==> flow/design.v <==
module controller #(
    parameter [19:0] IDLE_CYCLES = 20'd351832    
)(
    input logic clk, 
    input logic rst, 
    output logic load_sreg, 
    output logic transmit_pixel, 
    output logic [5:0] pixel, 
    output logic [4:0] frame,
    output logic idle
);
    localparam TRANSMIT_FRAME       = 1'b0;
    localparam IDLE                 = 1'b1;
    localparam [2:0] READ_CH_VALS   = 3'b001;
    localparam [2:0] LOAD_SREG      = 3'b010;
    localparam [2:0] TRANSMIT_PIXEL = 3'b100;
    localparam [8:0] TRANSMIT_CYCLES    = 9'd360;        
    logic state;
    logic next_state;
    logic [2:0] transmit_phase;
    logic [2:0] next_transmit_phase;
    logic [5:0] pixel_counter;
    logic [4:0] frame_counter;
    logic [8:0] transmit_counter;
    logic [19:0] idle_counter;
    logic transmit_pixel_done;
    logic idle_done;
    assign transmit_pixel_done = (transmit_counter == TRANSMIT_CYCLES - 1);
    assign idle_done = (idle_counter == IDLE_CYCLES - 1);
    always_ff @(negedge clk) begin
        if (rst) begin
            state <= TRANSMIT_FRAME;
            transmit_phase <= READ_CH_VALS;
        end
        else begin
            state <= next_state;
            transmit_phase <= next_transmit_phase;
        end
    end
    always_comb begin
        next_state = 1'bx;
        unique case (state)
            TRANSMIT_FRAME:
                if ((pixel_counter == 6'd0) && (transmit_pixel_done))
                    next_state = IDLE;
                else
                    next_state = TRANSMIT_FRAME;
            IDLE:
                if (idle_done)
                    next_state = TRANSMIT_FRAME;
                else
                    next_state = IDLE;
        endcase
    end
    always_comb begin
        next_transmit_phase = READ_CH_VALS;
        if (state == TRANSMIT_FRAME) begin
            case (transmit_phase)
                READ_CH_VALS:
                    next_transmit_phase = LOAD_SREG;
                LOAD_SREG:
                    next_transmit_phase = TRANSMIT_PIXEL;
                TRANSMIT_PIXEL:
                    next_transmit_phase = transmit_pixel_done ? READ_CH_VALS : TRANSMIT_PIXEL;
            endcase
        end
    end
    always_ff @(negedge clk) begin
        if (rst) begin
            pixel_counter <= 6'd63;
        end
        else if ((state == TRANSMIT_FRAME) && transmit_pixel_done) begin
            pixel_counter <= pixel_counter - 1;
        end
    end
    always_ff @(negedge clk) begin
        if (rst) begin
            frame_counter <= 5'd0;
        end
        else if (idle_done) begin
            frame_counter <= frame_counter + 1;
        end
    end
    always_ff @(negedge clk) begin
        if (rst) begin
            transmit_counter <= 9'd0;
        end
        else if (transmit_phase == TRANSMIT_PIXEL) begin
            transmit_counter <= transmit_counter + 1;
        end
        else begin
            transmit_counter <= 9'd0;
        end
    end
    always_ff @(negedge clk) begin
        if (rst) begin
            idle_counter <= 20'd0;
        end
        else if (state == IDLE) begin
            idle_counter <= idle_counter + 1;
        end
        else begin
            idle_counter <= 20'd0;
        end
    end
    assign pixel = pixel_counter;
    assign frame = frame_counter;
    assign load_sreg = (transmit_phase == LOAD_SREG);
    assign transmit_pixel = (transmit_phase == TRANSMIT_PIXEL);
    assign idle = (state == IDLE);
endmodule
module ws2812b(
    input logic clk, 
    input logic rst, 
    input logic serial_in, 
    input logic transmit, 
    output logic ws2812b_out, 
    output logic shift
);
    localparam IDLE = 1'b0;
    localparam TRANSMITTING = 1'b1;
    localparam T0_CYCLE_COUNT = 4'd5;
    localparam T1_CYCLE_COUNT = 4'd10;
    localparam MAX_CYCLE_COUNT = 4'd15;
    logic state;
    logic [3:0] cycle_count;
    logic bit_being_sent;
    always_ff @(posedge clk) begin
        if (rst) begin
            state <= IDLE;
            cycle_count <= 4'd0;
            bit_being_sent <= 1'b0;
        end
        else unique case (state)
            IDLE:
                if (transmit == 1'b1) begin
                    state <= TRANSMITTING;
                    cycle_count <= 4'd0;
                    bit_being_sent <= serial_in;
                end
            TRANSMITTING:
                if (transmit == 1'b0) begin
                    state <= IDLE;
                end
                else if (cycle_count == MAX_CYCLE_COUNT - 1) begin
                    cycle_count <= 4'd0;
                    bit_being_sent <= serial_in;
                end
                else begin
                    cycle_count <= cycle_count + 1;
                end
        endcase
    end
    always_comb begin
        if (state == TRANSMITTING)
            if (bit_being_sent == 1'b0)
                ws2812b_out = (cycle_count < T0_CYCLE_COUNT);
            else
                ws2812b_out = (cycle_count < T1_CYCLE_COUNT);
        else
            ws2812b_out = 1'b0;
    end
    assign shift = (state == TRANSMITTING) && (cycle_count == 4'd0);
endmodule
module game_of_life (
    input logic clk,
    input logic update,
    input logic [63:0] current_bits,
    output logic [63:0] next_bits
);
    localparam num_rows = 8;
    localparam num_cols = 8;
    int idx;
    int neighbors;
    logic alive;
    int neighbor_row;
    int neighbor_col;
    int nidx;
    always_ff @(posedge clk) begin
        if (update) begin
            for (int row = 0; row < num_rows; row++) begin
                for (int col = 0; col < num_cols; col++) begin
                    idx = row * num_cols + col;
                    neighbors = 0;
                    for (int delta_row = -1; delta_row <= 1; delta_row++) begin
                        for (int delta_col = -1; delta_col <= 1; delta_col++) begin
                            if (!(delta_row == 0 && delta_col == 0)) begin
                                neighbor_row = (row + delta_row + num_rows) % num_rows;
                                neighbor_col = (col + delta_col + num_cols) % num_cols;
                                nidx = neighbor_row * num_cols + neighbor_col;
                                if (current_bits[nidx])
                                    neighbors = neighbors + 1;
                            end
                        end
                    end
                    alive = current_bits[idx];
                    if (alive) begin
                        if ((neighbors == 2) || (neighbors == 3))
                            next_bits[idx] <= 1'b1;
                        else
                            next_bits[idx] <= 1'b0;
                    end
                    else begin
                        if (neighbors == 3)
                            next_bits[idx] <= 1'b1;
                        else
                            next_bits[idx] <= 1'b0;
                    end
                end
            end
        end
    end
endmodule
module top(
    input logic clk,
    input logic rst,
    input logic [63:0] init_r,
    input logic [63:0] init_g,
    input logic [63:0] init_b,
    output logic _48b,
    output logic _45a
);
    logic [5:0] pixel;
    logic [4:0] frame;
    logic [10:0] address;
    logic [23:0] shift_reg;
    logic load_sreg;
    logic transmit_pixel;
    logic shift;
    logic ws2812b_out;
    logic ctrl_idle;
    localparam clock_rate = 12000000;
    assign address = { 5'd0, pixel };
    logic [7:0] frame_buffer_R [0:63];
    logic [7:0] frame_buffer_G [0:63];
    logic [7:0] frame_buffer_B [0:63];
    ws2812b u_ws (
        .clk                (clk),
        .rst                (rst),
        .serial_in          (shift_reg[23]),
        .transmit           (transmit_pixel),
        .ws2812b_out        (ws2812b_out),
        .shift              (shift)
    );
    controller #(
        .IDLE_CYCLES        (20'd1000)
    ) u_ctrl (
        .clk                (clk),
        .rst                (rst),
        .load_sreg          (load_sreg),
        .transmit_pixel     (transmit_pixel),
        .pixel              (pixel),
        .frame              (frame),
        .idle               (ctrl_idle)
    );
    localparam UPDATE_CYCLES = 30000;
    localparam logic [7:0] BRIGHTNESS = 8'h05;
    logic [63:0] frame_bits_R, frame_bits_G, frame_bits_B;
    logic [63:0] next_bits_R, next_bits_G, next_bits_B;
    logic auto_update_sig;
    always_comb begin
        for (int i = 0; i < 64; i++) begin
            frame_bits_R[i] = frame_buffer_R[i];
            frame_bits_G[i] = frame_buffer_G[i];
            frame_bits_B[i] = frame_buffer_B[i];
        end
    end
    game_of_life u_gol_R (
        .clk            (clk),
        .update         (auto_update_sig),
        .current_bits   (frame_bits_R),
        .next_bits      (next_bits_R)
    );
    game_of_life u_gol_G (
        .clk            (clk),
        .update         (auto_update_sig),
        .current_bits   (frame_bits_G),
        .next_bits      (next_bits_G)
    );
    game_of_life u_gol_B (
        .clk            (clk),
        .update         (auto_update_sig),
        .current_bits   (frame_bits_B),
        .next_bits      (next_bits_B)
    );
    logic [$clog2(clock_rate) - 1:0] copy_counter;
    logic update_pending;
    always_ff @(posedge clk) begin
        if (rst) begin
            copy_counter <= 0;
            auto_update_sig <= 1'b0;
            update_pending <= 1'b0;
            for (int i = 0; i < 64; i++) begin
                frame_buffer_R[i] <= init_r[i] ? BRIGHTNESS : 8'h00;
                frame_buffer_G[i] <= init_g[i] ? BRIGHTNESS : 8'h00;
                frame_buffer_B[i] <= init_b[i] ? BRIGHTNESS : 8'h00;
            end
        end
        else begin
            if (UPDATE_CYCLES != 0) begin
                if (copy_counter == UPDATE_CYCLES - 1) begin
                    copy_counter <= 0;
                    auto_update_sig <= 1'b1;
                    update_pending <= 1'b1;
                end else begin
                    copy_counter <= copy_counter + 1;
                    auto_update_sig <= 1'b0;
                end
            end else begin
                auto_update_sig <= 1'b0;
            end
            if (update_pending && ctrl_idle && !auto_update_sig) begin
                update_pending <= 1'b0;
                for (int i = 0; i < 64; i++) begin
                    frame_buffer_R[i] <= next_bits_R[i] ? BRIGHTNESS : 8'h00;
                    frame_buffer_G[i] <= next_bits_G[i] ? BRIGHTNESS : 8'h00;
                    frame_buffer_B[i] <= next_bits_B[i] ? BRIGHTNESS : 8'h00;
                end
            end
        end
    end
    always_ff @(posedge clk) begin
        if (rst) begin
            shift_reg <= 24'd0;
        end
        else if (load_sreg) begin
            shift_reg <= { frame_buffer_G[address], frame_buffer_R[address], frame_buffer_B[address] };
        end
        else if (shift) begin
            shift_reg <= { shift_reg[22:0], 1'b0 };
        end
    end
    assign _48b = ws2812b_out;
    assign _45a = ~ws2812b_out;
endmodule
From RTL to reports: top
Tool output for the design above, in the order of the flow.
Line numbers count from 1 in the design file above.
Operators carry their Yosys type and port widths (W data, S select, Z words).
Cell names lack the library's common part.
A cell with -- has no value.
- design top: top
- clock port: clk
- cell library: sky130hd
- library corner: tt_025C_1v80

Word level
Yosys after proc, flatten, opt, wreduce and memory -nomap, before mapping. Print and check cells are not counted.
- noted register bits after elaboration: 1823
- input port bits: 194
- output and inout bits at 2
- cells after elaboration at 6754
- noted $add $sub $neg: 1349
- noted order comparisons: 2
- eq/ne operators: 457
- muxes and demuxes: 4526
- bitwise gates (word level) at 4
- reductions and logical operators at 209
- operator list (kind ; count):
    $mux W32 ; 2892
    $add A32 B2 Y32 const B ; 1344
    $eq A32 B3 Y1 const B ; 384
    $mux W8 ; 396
    $pmux W8 S64 ; 3
    $mux W3 ; 397
    $mux W60 ; 12
    $mux W56 ; 12
    $mux W52 ; 12
    $mux W48 ; 12
    $mux W64 ; 9
    $mux W63 ; 9
    $mux W62 ; 9
    $mux W61 ; 9
    $mux W59 ; 9
    $mux W44 ; 12
    $mux W58 ; 9
    $mux W57 ; 9
    $mux W55 ; 9
    $mux W54 ; 9
    $mux W40 ; 12
    $mux W53 ; 9
    $mux W51 ; 9
    $mux W50 ; 9
    $mux W49 ; 9
    $mux W36 ; 12
    $mux W47 ; 9
    $mux W46 ; 9
Not listed: further kinds 74, cells in them 912.

Depth
Yosys ltp: most cells in a row. Word level: on the elaborated netlist, between registers, memories and ports. Mapped: between sequential cells and ports; inverters and the memories' decode and read muxes count.
- noted depth after elaboration: 187
- ABC_AREA: 0
- noted mapped depth: 26
- mapped depth without buffers at 24

After synthesis
Source: synth_stat.txt of the flow (Yosys; design flattened, memories mapped). It holds for the ABC_AREA given above (unset counts as 0); a run with the other value may have another netlist.
- cells by type (type ; count ; total area (um^2)):
    ha_1 ; 1352 ; 1.69E+04
    edfxtp_1 ; 384 ; 1.15E+04
    xnor2_1 ; 1256 ; 1.1E+04
    nand2_1 ; 1613 ; 6.05E+03
    xor2_1 ; 598 ; 5.24E+03
    mux2_2 ; 368 ; 4.14E+03
    xnor3_1 ; 162 ; 3.65E+03
    xor3_1 ; 138 ; 3.28E+03
    nor2_1 ; 788 ; 2.96E+03
    nand3_1 ; 461 ; 2.31E+03
    mux2i_1 ; 213 ; 2.13E+03
    and2_1 ; 309 ; 1.93E+03
    dfxtp_1 ; 95 ; 1.9E+03
    inv_1 ; 497 ; 1.87E+03
    o31ai_1 ; 244 ; 1.83E+03
    clkbuf_1 ; 455 ; 1.71E+03
    o21ai_0 ; 284 ; 1.42E+03
    nand4_1 ; 220 ; 1376.32
Other cell types: 82; their cells: 3283.
- cells in the netlist: 12720
- mapped area: 103927.2 um^2
- sequential area: 13432.9 um^2
- flip-flop cells at 479
- buffer cells: 708
By module: a second synthesis without flattening, with its own total; a netlist apart from the flattened one above.
- noted cell total of the unflattened synthesis: 12985
- area total of the unflattened synthesis at 103056.3 um^2
Each row is one instance without its submodules.
- modules (module ; instances ; cells ; area (um^2) ; sequential area (um^2)):
    game_of_life ; 3 ; 3922 ; 29458.3 ; 1921.8
    top ; 1 ; 958 ; 12354.3 ; 6766.5
    controller (IDLE_CYCLES=1000) ; 1 ; 219 ; 1985.7 ; 880.8
    ws2812b ; 1 ; 42 ; 341.6 ; 120.1

Appendix: measured runs

Record of 4 stored runs of the RTL-to-layout flow on top, platform sky130hd. The runs are unordered. Constraints: input delay and output delay 20% of the set period each, output load 0.01 pF.
"total power of the final layout": no workload was simulated; the value follows from the tool's default switching activity.

Flow run A
Settings were CELL_PAD_IN_SITES_DETAIL_PLACEMENT = 2; CORE_ASPECT_RATIO = 0.85; CORE_UTILIZATION = 47; CTS_CLUSTER_SIZE = 53; GPL_ROUTABILITY_DRIVEN = 0; HOLD_SLACK_MARGIN = 0.15; MAX_ROUTING_LAYER = met4; MIN_ROUTING_LAYER = met2; PLACE_DENSITY = 0.89; TNS_END_PERCENT = 10; period_ns = 5.11; CAP_MARGIN = 20; CORE_MARGIN = 2; SLEW_MARGIN = 20
- no final report: clock tree synthesis broke off with DPL-0033

Flow run B
Settings were CORE_UTILIZATION = 40; SETUP_SLACK_MARGIN = 2.56; period_ns = 8.63; CAP_MARGIN = 20; CORE_MARGIN = 2; SLEW_MARGIN = 20
- die outline area at 263,913.0 um^2
- standard-cell area after layout at 112,612.0 um^2
- total power of the final layout: 0.019139 W
- noted the worst-case hold slack: 0.440 ns
- summed negative setup slack: 0.000 ns
- synthesis area: 103,927.2 um^2
- post-layout utilization at 43.5 %
- noted the lowest setup slack: 1.920 ns

Flow run C
Settings were CAP_MARGIN = 25; CELL_PAD_IN_SITES_DETAIL_PLACEMENT = 0; CELL_PAD_IN_SITES_GLOBAL_PLACEMENT = 0; CORE_UTILIZATION = 54; CTS_CLUSTER_SIZE = 26; PLACE_DENSITY_LB_ADDON = 0.14; SETUP_SLACK_MARGIN = -0.2; TNS_END_PERCENT = 5; period_ns = 9.97; CORE_MARGIN = 2; SLEW_MARGIN = 20
- die outline area at 195,983.0 um^2
- standard-cell area after layout at 110,904.0 um^2
- total power of the final layout: 0.016962 W
- noted the worst-case hold slack: 0.441 ns
- summed negative setup slack: 0.000 ns
- synthesis area: 103,927.2 um^2
- post-layout utilization at 57.8 %
- noted the lowest setup slack: 1.549 ns

Flow run D
Settings were CORE_UTILIZATION = 36; period_ns = 8.63; CAP_MARGIN = 20; CORE_MARGIN = 2; SLEW_MARGIN = 20
- die outline area at 293,000.0 um^2
- standard-cell area after layout at 112,423.0 um^2
- total power of the final layout: 0.019243 W
- noted the worst-case hold slack: 0.425 ns
- summed negative setup slack: 0.000 ns
- synthesis area: 103,927.2 um^2
- post-layout utilization at 39.1 %
- noted the lowest setup slack: 0.975 ns
